==> flow/design.v <==
module  fir(
	input clk,
	input rst_n,			
	input enable,
	input [2:0] tap,		 
	input [15:0] data_in,		
	output [17:0] data_out,		
	output complete
);
localparam
a0 = 16'd1,	 
a1 = 16'd2,
a2 = 16'd2,
a3 = 16'd3,
a4 = 16'd3,
a5 = 16'd3;
reg [15:0] data_reg_0;	 
reg [15:0] data_reg_1;
reg [15:0] data_reg_2;
reg [15:0] data_reg_3;
reg [15:0] data_reg_4;
reg [15:0] data_reg_5;
reg [15:0] multiplication_0;	 
reg [15:0] multiplication_1;
reg [15:0] multiplication_2;
reg [15:0] multiplication_3;
reg [15:0] multiplication_4;
reg [15:0] multiplication_5;
reg [16:0] sum_1;	 
reg [16:0] sum_2;
reg [16:0] sum_3;
reg [17:0] result;  
reg mul_stage, add_stage1, add_stage2, output_stage;	 
always @ (posedge clk or negedge rst_n)
    begin
        if(!rst_n)
        	begin
        		mul_stage <= 1'b0;
        		add_stage1 <= 1'b0;
        		add_stage2 <= 1'b0;
				output_stage <= 1'b0;
        	end
        else
        	begin
        			mul_stage <= enable;
        			add_stage1 <= mul_stage;
        			add_stage2 <= add_stage1;
        			output_stage <= add_stage2;
        	end
    end
always @ (posedge clk or negedge rst_n)
    begin
        if(!rst_n)
        	begin
        		data_reg_0 <= 0;
        		data_reg_1 <= 0;
        		data_reg_2 <= 0;
        		data_reg_3 <= 0;
			data_reg_4 <= 0;
        		data_reg_5 <= 0;
        	end
        else
        	begin
				case (tap)
					3'd2:
					begin
						if (enable) 
							begin
								data_reg_0 <= data_in;
								data_reg_1 <= data_reg_0;
							end
						else 
							begin
								data_reg_0 <= data_reg_0;
								data_reg_1 <= data_reg_1;
							end
					end
					3'd3:
					begin
						if (enable) 
							begin
								data_reg_0 <= data_in;
								data_reg_1 <= data_reg_0;
								data_reg_2 <= data_reg_1;
							end
						else 
							begin
								data_reg_0 <= data_reg_0;
								data_reg_1 <= data_reg_1;
								data_reg_2 <= data_reg_2;
							end
					end
					3'd4:
					begin
						if (enable) 
							begin
								data_reg_0 <= data_in;
								data_reg_1 <= data_reg_0;
								data_reg_2 <= data_reg_1;
								data_reg_3 <= data_reg_2;
							end
						else 
							begin
								data_reg_0 <= data_reg_0;
								data_reg_1 <= data_reg_1;
								data_reg_2 <= data_reg_2;
								data_reg_3 <= data_reg_3;
							end
					end
					3'd5:
					begin
						if (enable) 
							begin
								data_reg_0 <= data_in;
								data_reg_1 <= data_reg_0;
								data_reg_2 <= data_reg_1;
								data_reg_3 <= data_reg_2;
								data_reg_4 <= data_reg_3;
							end
						else 
							begin
								data_reg_0 <= data_reg_0;
								data_reg_1 <= data_reg_1;
								data_reg_2 <= data_reg_2;
								data_reg_3 <= data_reg_3;
								data_reg_4 <= data_reg_4;
							end
					end
					3'd6:
					begin
						if (enable) 
							begin
								data_reg_0 <= data_in;
								data_reg_1 <= data_reg_0;
								data_reg_2 <= data_reg_1;
								data_reg_3 <= data_reg_2;
								data_reg_4 <= data_reg_3;
								data_reg_5 <= data_reg_4;
							end
						else 
							begin
								data_reg_0 <= data_reg_0;
								data_reg_1 <= data_reg_1;
								data_reg_2 <= data_reg_2;
								data_reg_3 <= data_reg_3;
								data_reg_4 <= data_reg_4;
								data_reg_5 <= data_reg_5;
							end
					end
				endcase
        	end
    end
always @ (posedge clk or negedge rst_n)
    begin
        if(!rst_n)
        	begin
        		multiplication_0 <= 0;
        		multiplication_1 <= 0;
        		multiplication_2 <= 0;
        		multiplication_3 <= 0;
			multiplication_4 <= 0;
        		multiplication_5 <= 0;
        	end
        else
        	begin
				case (tap)
					3'd2:
					begin
						if(mul_stage)
							begin
								multiplication_0 <= a0 * data_reg_0;
								multiplication_1 <= a1 * data_reg_1;
							end
						else 
							begin
								multiplication_0 <= multiplication_0;
								multiplication_1 <= multiplication_1;
							end
					end
					3'd3:
					begin
						if(mul_stage)
							begin
								multiplication_0 <= a0 * data_reg_0;
								multiplication_1 <= a1 * data_reg_1;
								multiplication_2 <= a2 * data_reg_2;
							end
						else 
							begin
								multiplication_0 <= multiplication_0;
								multiplication_1 <= multiplication_1;
								multiplication_2 <= multiplication_2;
							end
					end
					3'd4:
					begin
						if(mul_stage)
							begin
								multiplication_0 <= a0 * data_reg_0;
								multiplication_1 <= a1 * data_reg_1;
								multiplication_2 <= a2 * data_reg_2;
								multiplication_3 <= a3 * data_reg_3;
							end
						else 
							begin
								multiplication_0 <= multiplication_0;
								multiplication_1 <= multiplication_1;
								multiplication_2 <= multiplication_2;
								multiplication_3 <= multiplication_3;
							end
					end
					3'd5:
					begin
						if(mul_stage)
							begin
								multiplication_0 <= a0 * data_reg_0;
								multiplication_1 <= a1 * data_reg_1;
								multiplication_2 <= a2 * data_reg_2;
								multiplication_3 <= a3 * data_reg_3;
								multiplication_4 <= a4 * data_reg_4;
							end
						else 
							begin
								multiplication_0 <= multiplication_0;
								multiplication_1 <= multiplication_1;
								multiplication_2 <= multiplication_2;
								multiplication_3 <= multiplication_3;
								multiplication_4 <= multiplication_4;
							end
					end
					3'd6:
					begin
						if(mul_stage)
							begin
								multiplication_0 <= a0 * data_reg_0;
								multiplication_1 <= a1 * data_reg_1;
								multiplication_2 <= a2 * data_reg_2;
								multiplication_3 <= a3 * data_reg_3;
								multiplication_4 <= a4 * data_reg_4;
								multiplication_5 <= a5 * data_reg_5;
							end
						else 
							begin
								multiplication_0 <= multiplication_0;
								multiplication_1 <= multiplication_1;
								multiplication_2 <= multiplication_2;
								multiplication_3 <= multiplication_3;
								multiplication_4 <= multiplication_4;
								multiplication_5 <= multiplication_5;
							end
					end
				endcase
        	end
    end
always @ (posedge clk or negedge rst_n)
    begin
        if(!rst_n)
        	begin
        		sum_1 <= 0;
        		sum_2 <= 0;
			sum_3 <= 0;
        	end
        else
        	begin
				case (tap)
					3'd2:
					begin
						if (add_stage1) 
							begin
								sum_1 <= multiplication_0 + multiplication_1;
								sum_2 <= 0;
							end
						else 
							begin
								sum_1 <= sum_1;
								sum_2 <= sum_2;
							end
					end
					3'd3:
					begin
						if (add_stage1) 
							begin
								sum_1 <= multiplication_0 + multiplication_1;
								sum_2 <= multiplication_2; 
							end
						else 
							begin
								sum_1 <= sum_1;
								sum_2 <= sum_2;
							end
					end
					3'd4:
					begin
						if (add_stage1) 
							begin
								sum_1 <= multiplication_0 + multiplication_1;
								sum_2 <= multiplication_2 + multiplication_3; 
							end
						else 
							begin
								sum_1 <= sum_1;
								sum_2 <= sum_2;
							end
					end
					3'd5:
					begin
						if (add_stage1) 
							begin
								sum_1 <= multiplication_0 + multiplication_1;
								sum_2 <= multiplication_2 + multiplication_3; 
								sum_3 <= multiplication_4;
							end
						else 
							begin
								sum_1 <= sum_1;
								sum_2 <= sum_2;
								sum_3 <= sum_3;
							end
					end
					3'd6:
					begin
						if (add_stage1) 
							begin
								sum_1 <= multiplication_0 + multiplication_1;
								sum_2 <= multiplication_2 + multiplication_3; 
								sum_3 <= multiplication_4 + multiplication_5; 
							end
						else 
							begin
								sum_1 <= sum_1;
								sum_2 <= sum_2;
								sum_3 <= sum_3;
							end
					end
				endcase
        	end
    end
always @ (posedge clk or negedge rst_n)
      begin
          if(!rst_n)
          	begin
          		result <= 0;
          	end
          else
          	begin
				case (tap)
					3'd2:
					begin
						if (add_stage2) 
							begin
								result <= sum_2 + sum_1;
							end
						else 
							begin
								result <= result;
							end
					end
					3'd3:
					begin
						if (add_stage2) 
							begin
								result <= sum_2 + sum_1;
							end
						else 
							begin
								result <= result;
							end
					end
					3'd4:
					begin
						if (add_stage2) 
							begin
								result <= sum_2 + sum_1;
							end
						else 
							begin
								result <= result;
							end
					end
					3'd5:
					begin
						if (add_stage2) 
							begin
								result <= sum_2 + sum_1 + sum_3;
							end
						else 
							begin
								result <= result;
							end
					end
					3'd6:
					begin
						if (add_stage2) 
							begin
								result <= sum_2 + sum_1 + sum_3;
							end
						else 
							begin
								result <= result;
							end
					end
				endcase
          	end
      end
assign data_out = result;	 
assign complete = output_stage;
endmodule
# Tool chain data of fir
# The steps from the RTL of fir to its reports follow in flow order.
# Lines are those of the file above, counted from 1.
# Operators carry their Yosys type and port widths (W data, S select, Z words).
# Library cell names are shortened.
# Not given: --
# setup
top,fir
clock_port,clk
lib,sky130hd
corner,tt_025C_1v80

# Word level
# Yosys after proc, flatten, opt, wreduce and memory -nomap, before mapping. Memory bits, and registers merged into a memory's read port (data or address), are not among the register bits. Print and check cells are not counted.
# op_classes
addsub,5
n_mul,3
equal,21
n_mux,32
reduce_and_logical,23
# op_table
op,count
$mux W16,20
$mux W17,7
$mul A2 B16 Y16 const A,3
$add A16 B16 Y17,3
$pmux W17 S3,1
$pmux W18 S2,1
$mux W18,2
$pmux W17 S2,1
$ne A2 B1 Y1 const B,12
$reduce_and A2 Y1,11
$add A17 B17 Y18,1
$add A18 B17 Y18,1
$eq A3 B3 Y1 const B,3
$ne A2 B2 Y1 const B,4
$eq A3 B2 Y1 const B,2
$reduce_and A3 Y1,2
$reduce_or A3 Y1,2
$reduce_bool A5 Y1,1
$reduce_or A5 Y1,1
$reduce_and A4 Y1,1
$reduce_bool A4 Y1,1
$reduce_or A4 Y1,1
$reduce_bool A3 Y1,1
$reduce_bool A2 Y1,1
$reduce_or A2 Y1,1
# word_totals
ff_bits,265
out_inout_bits,19

# Longest topological paths
# Depth = most cells in a row (Yosys ltp): at word level without a register or memory, in the mapped netlist without a sequential cell, where the memories' decode and read muxes count.
# logic_depth
depth_word,4
ABC_AREA,0
mapped_depth,19

# Mapped cells and area
# Source: synth_stat.txt of the flow (Yosys; design flattened, memories mapped). It holds for the ABC_AREA given above (unset counts as 0); a run with the other value may have another netlist.
# The area totals of this step are shown rounded.
# types
cell,count,type_area_um2
dfrtp_1,263,6.58E+03
mux2_2,149,1.68E+03
ha_1,122,1.53E+03
o21ai_0,119,595.571
nand2_1,145,544.272
xor2_1,54,472.954
xnor2_1,47,411.645
a21oi_1,79,395.379
nor2_1,65,243.984
a21o_1,31,232.723
fa_1,8,160.154
inv_1,39,146.39
o21ai_1,27,135.13
clkbuf_1,31,116.362
nor3_1,23,115.11
o21a_1,15,112.608
o21bai_1,14,105.101
nand2b_1,15,93.84
# Other cell types: 50; their cells: 160.
# synth_totals
stdcells,1406
yosys_area_um2,15000
seqArea_um2,6580
flip_flops,263
n_buf,45

# Timing after synthesis
# OpenSTA on the mapped netlist: ideal clock, no wires. The path of least setup slack (recovery checks aside). Input and output delay are each 20% of the period. Register names are those of the netlist, which keeps one name where synthesis merged equal registers.
# synth_path
path_type,register to register
start,reg sum_1[0]
end,reg result[15]
tclk_ns,4.0
t_arrival_ns,3.447
slack_ns,0.421
path_delay_ns,3.579
driving_pins,18
synth_period_reached_ns,3.579
# "path_delay_ns" is the arrival time less input delay plus setup time.
# "driving_pins": output pins that drive a net of the path, with the launching flip-flop's if there is one; two outputs of one cell count as two.
# "synth_period_reached_ns" is the clock period less the worst setup slack; recovery checks do not enter. This is arithmetic on one report: input and output delays are still those of the set period (20% each).
# The rows between start and end are the longest chain of elaborated cells between them; the timing report does not say that the signal goes this way. Where chains are equally long, one stands for them.
# A line is the first line of the expression or statement that the cell stems from. Yosys adds cells for indexed reads and writes and turns some case tables into memories.
# A register here has more assigning lines than the two given.
# synth_via
cell_sequence,dfrtp_1 ha_1 inv_1 fa_1 nor2b_2 o31a_2 o21ai_1 a2111oi_0 nor2_1 ha_1 and3_1 a21oi_1 o21ai_1 o41ai_1 o21bai_1 xor2_1 mux2i_1 o21ai_1
elab_chain_len,4
cells_between,5
cone_classes,add/sub: 2; mux: 3
# synth_lines
element,line,source
from (decl),29,reg [16:0] sum_1;
from (assign),270,sum_1 <= multiplication_0 + multiplication_1;
from (assign),275,sum_1 <= sum_1;
$add A17 B17 Y18,384,result <= sum_2 + sum_1 + sum_3;
$add A18 B17 Y18,384,
$mux W18,382,if (add_stage2)
$pmux W18 S2,346,case (tap)
to (assign),351,result <= sum_2 + sum_1;
to (assign),355,result <= result;
to (decl),32,reg [17:0] result;

# Path in the finished layout
# From the final timing report of stored run 1: the path of least setup slack in the routed layout; clock arrival at registers is part of the times.
# layout_path
path_type,register to register
start,reg sum_2[0]
end,reg result[14]
tclk_ns,3.89
t_arrival_ns,4.18
slack_ns,0.15
driving_pins,19
# The rows between start and end are the longest chain of elaborated cells between them; the timing report does not say that the signal goes this way. Where chains are equally long, one stands for them.
# A register here has more assigning lines than the two given.
# layout_via
cell_sequence,dfrtp_1 ha_4 inv_2 fa_2 nor2b_2 o31a_2 o21ai_4 nor2b_4 xnor2_2 ha_2 or3_4 a311oi_4 o31ai_4 o41ai_4 o21bai_1 xnor2_1 nor2_1 a21oi_1 o21ai_1
elab_chain_len,4
cells_between,5
cone_classes,add/sub: 2; mux: 3
# layout_lines
element,line,source
from (decl),30,reg [16:0] sum_2;
from (assign),276,sum_2 <= sum_2;
from (assign),284,sum_2 <= multiplication_2;
$add A17 B17 Y18,384,result <= sum_2 + sum_1 + sum_3;
$add A18 B17 Y18,384,
$mux W18,382,if (add_stage2)
$pmux W18 S2,346,case (tap)
to (assign),351,result <= sum_2 + sum_1;
to (assign),355,result <= result;
to (decl),32,reg [17:0] result;

# Stored flow runs of fir (5 of them; Yosys, OpenROAD, sky130hd). They differ in their settings and are not a sequence. Constraints: input delay and output delay 20% of the set period each, output load 0.01 pF.
# The results are shown rounded.
# Settings: -- = not set for that run.
stored run,period_ns,CAP_MARGIN,CORE_MARGIN,CORE_UTILIZATION,SLEW_MARGIN,ABC_AREA,CELL_PAD_IN_SITES_DETAIL_PLACEMENT,CELL_PAD_IN_SITES_GLOBAL_PLACEMENT,CTS_CLUSTER_SIZE,GPL_ROUTABILITY_DRIVEN,GPL_TIMING_DRIVEN,HOLD_SLACK_MARGIN,MAX_ROUTING_LAYER,PLACE_DENSITY_LB_ADDON,TNS_END_PERCENT,PLACE_DENSITY,SETUP_SLACK_MARGIN,synth_area_um2,die_area_um2,utilization_pct,setup_ws_ns,setup_tns_ns
stored run 1,3.89,20,2,40,20,--,--,--,--,--,--,--,--,--,--,--,--,15000,38900,46.6,0.152,0.000
stored run 2,2.61,5,2,42,35,0,1,3,25,0,0,0.14,met4,0.3,95,--,--,15000,37100,52.1,-1.11,-10.8
stored run 3,2.61,5,2,42,35,0,1,3,69,0,0,0.14,met4,--,95,0.46,--,15000,37100,51.8,-0.992,-10.4
stored run 4,4.0,25,2,40,20,--,--,--,--,--,--,--,met4,--,--,--,-0.05,15000,38900,46.2,0.196,0.000
stored run 5,4.0,20,2,40,20,--,--,--,--,--,--,--,--,--,--,--,--,15000,38900,46.7,0.162,0.000
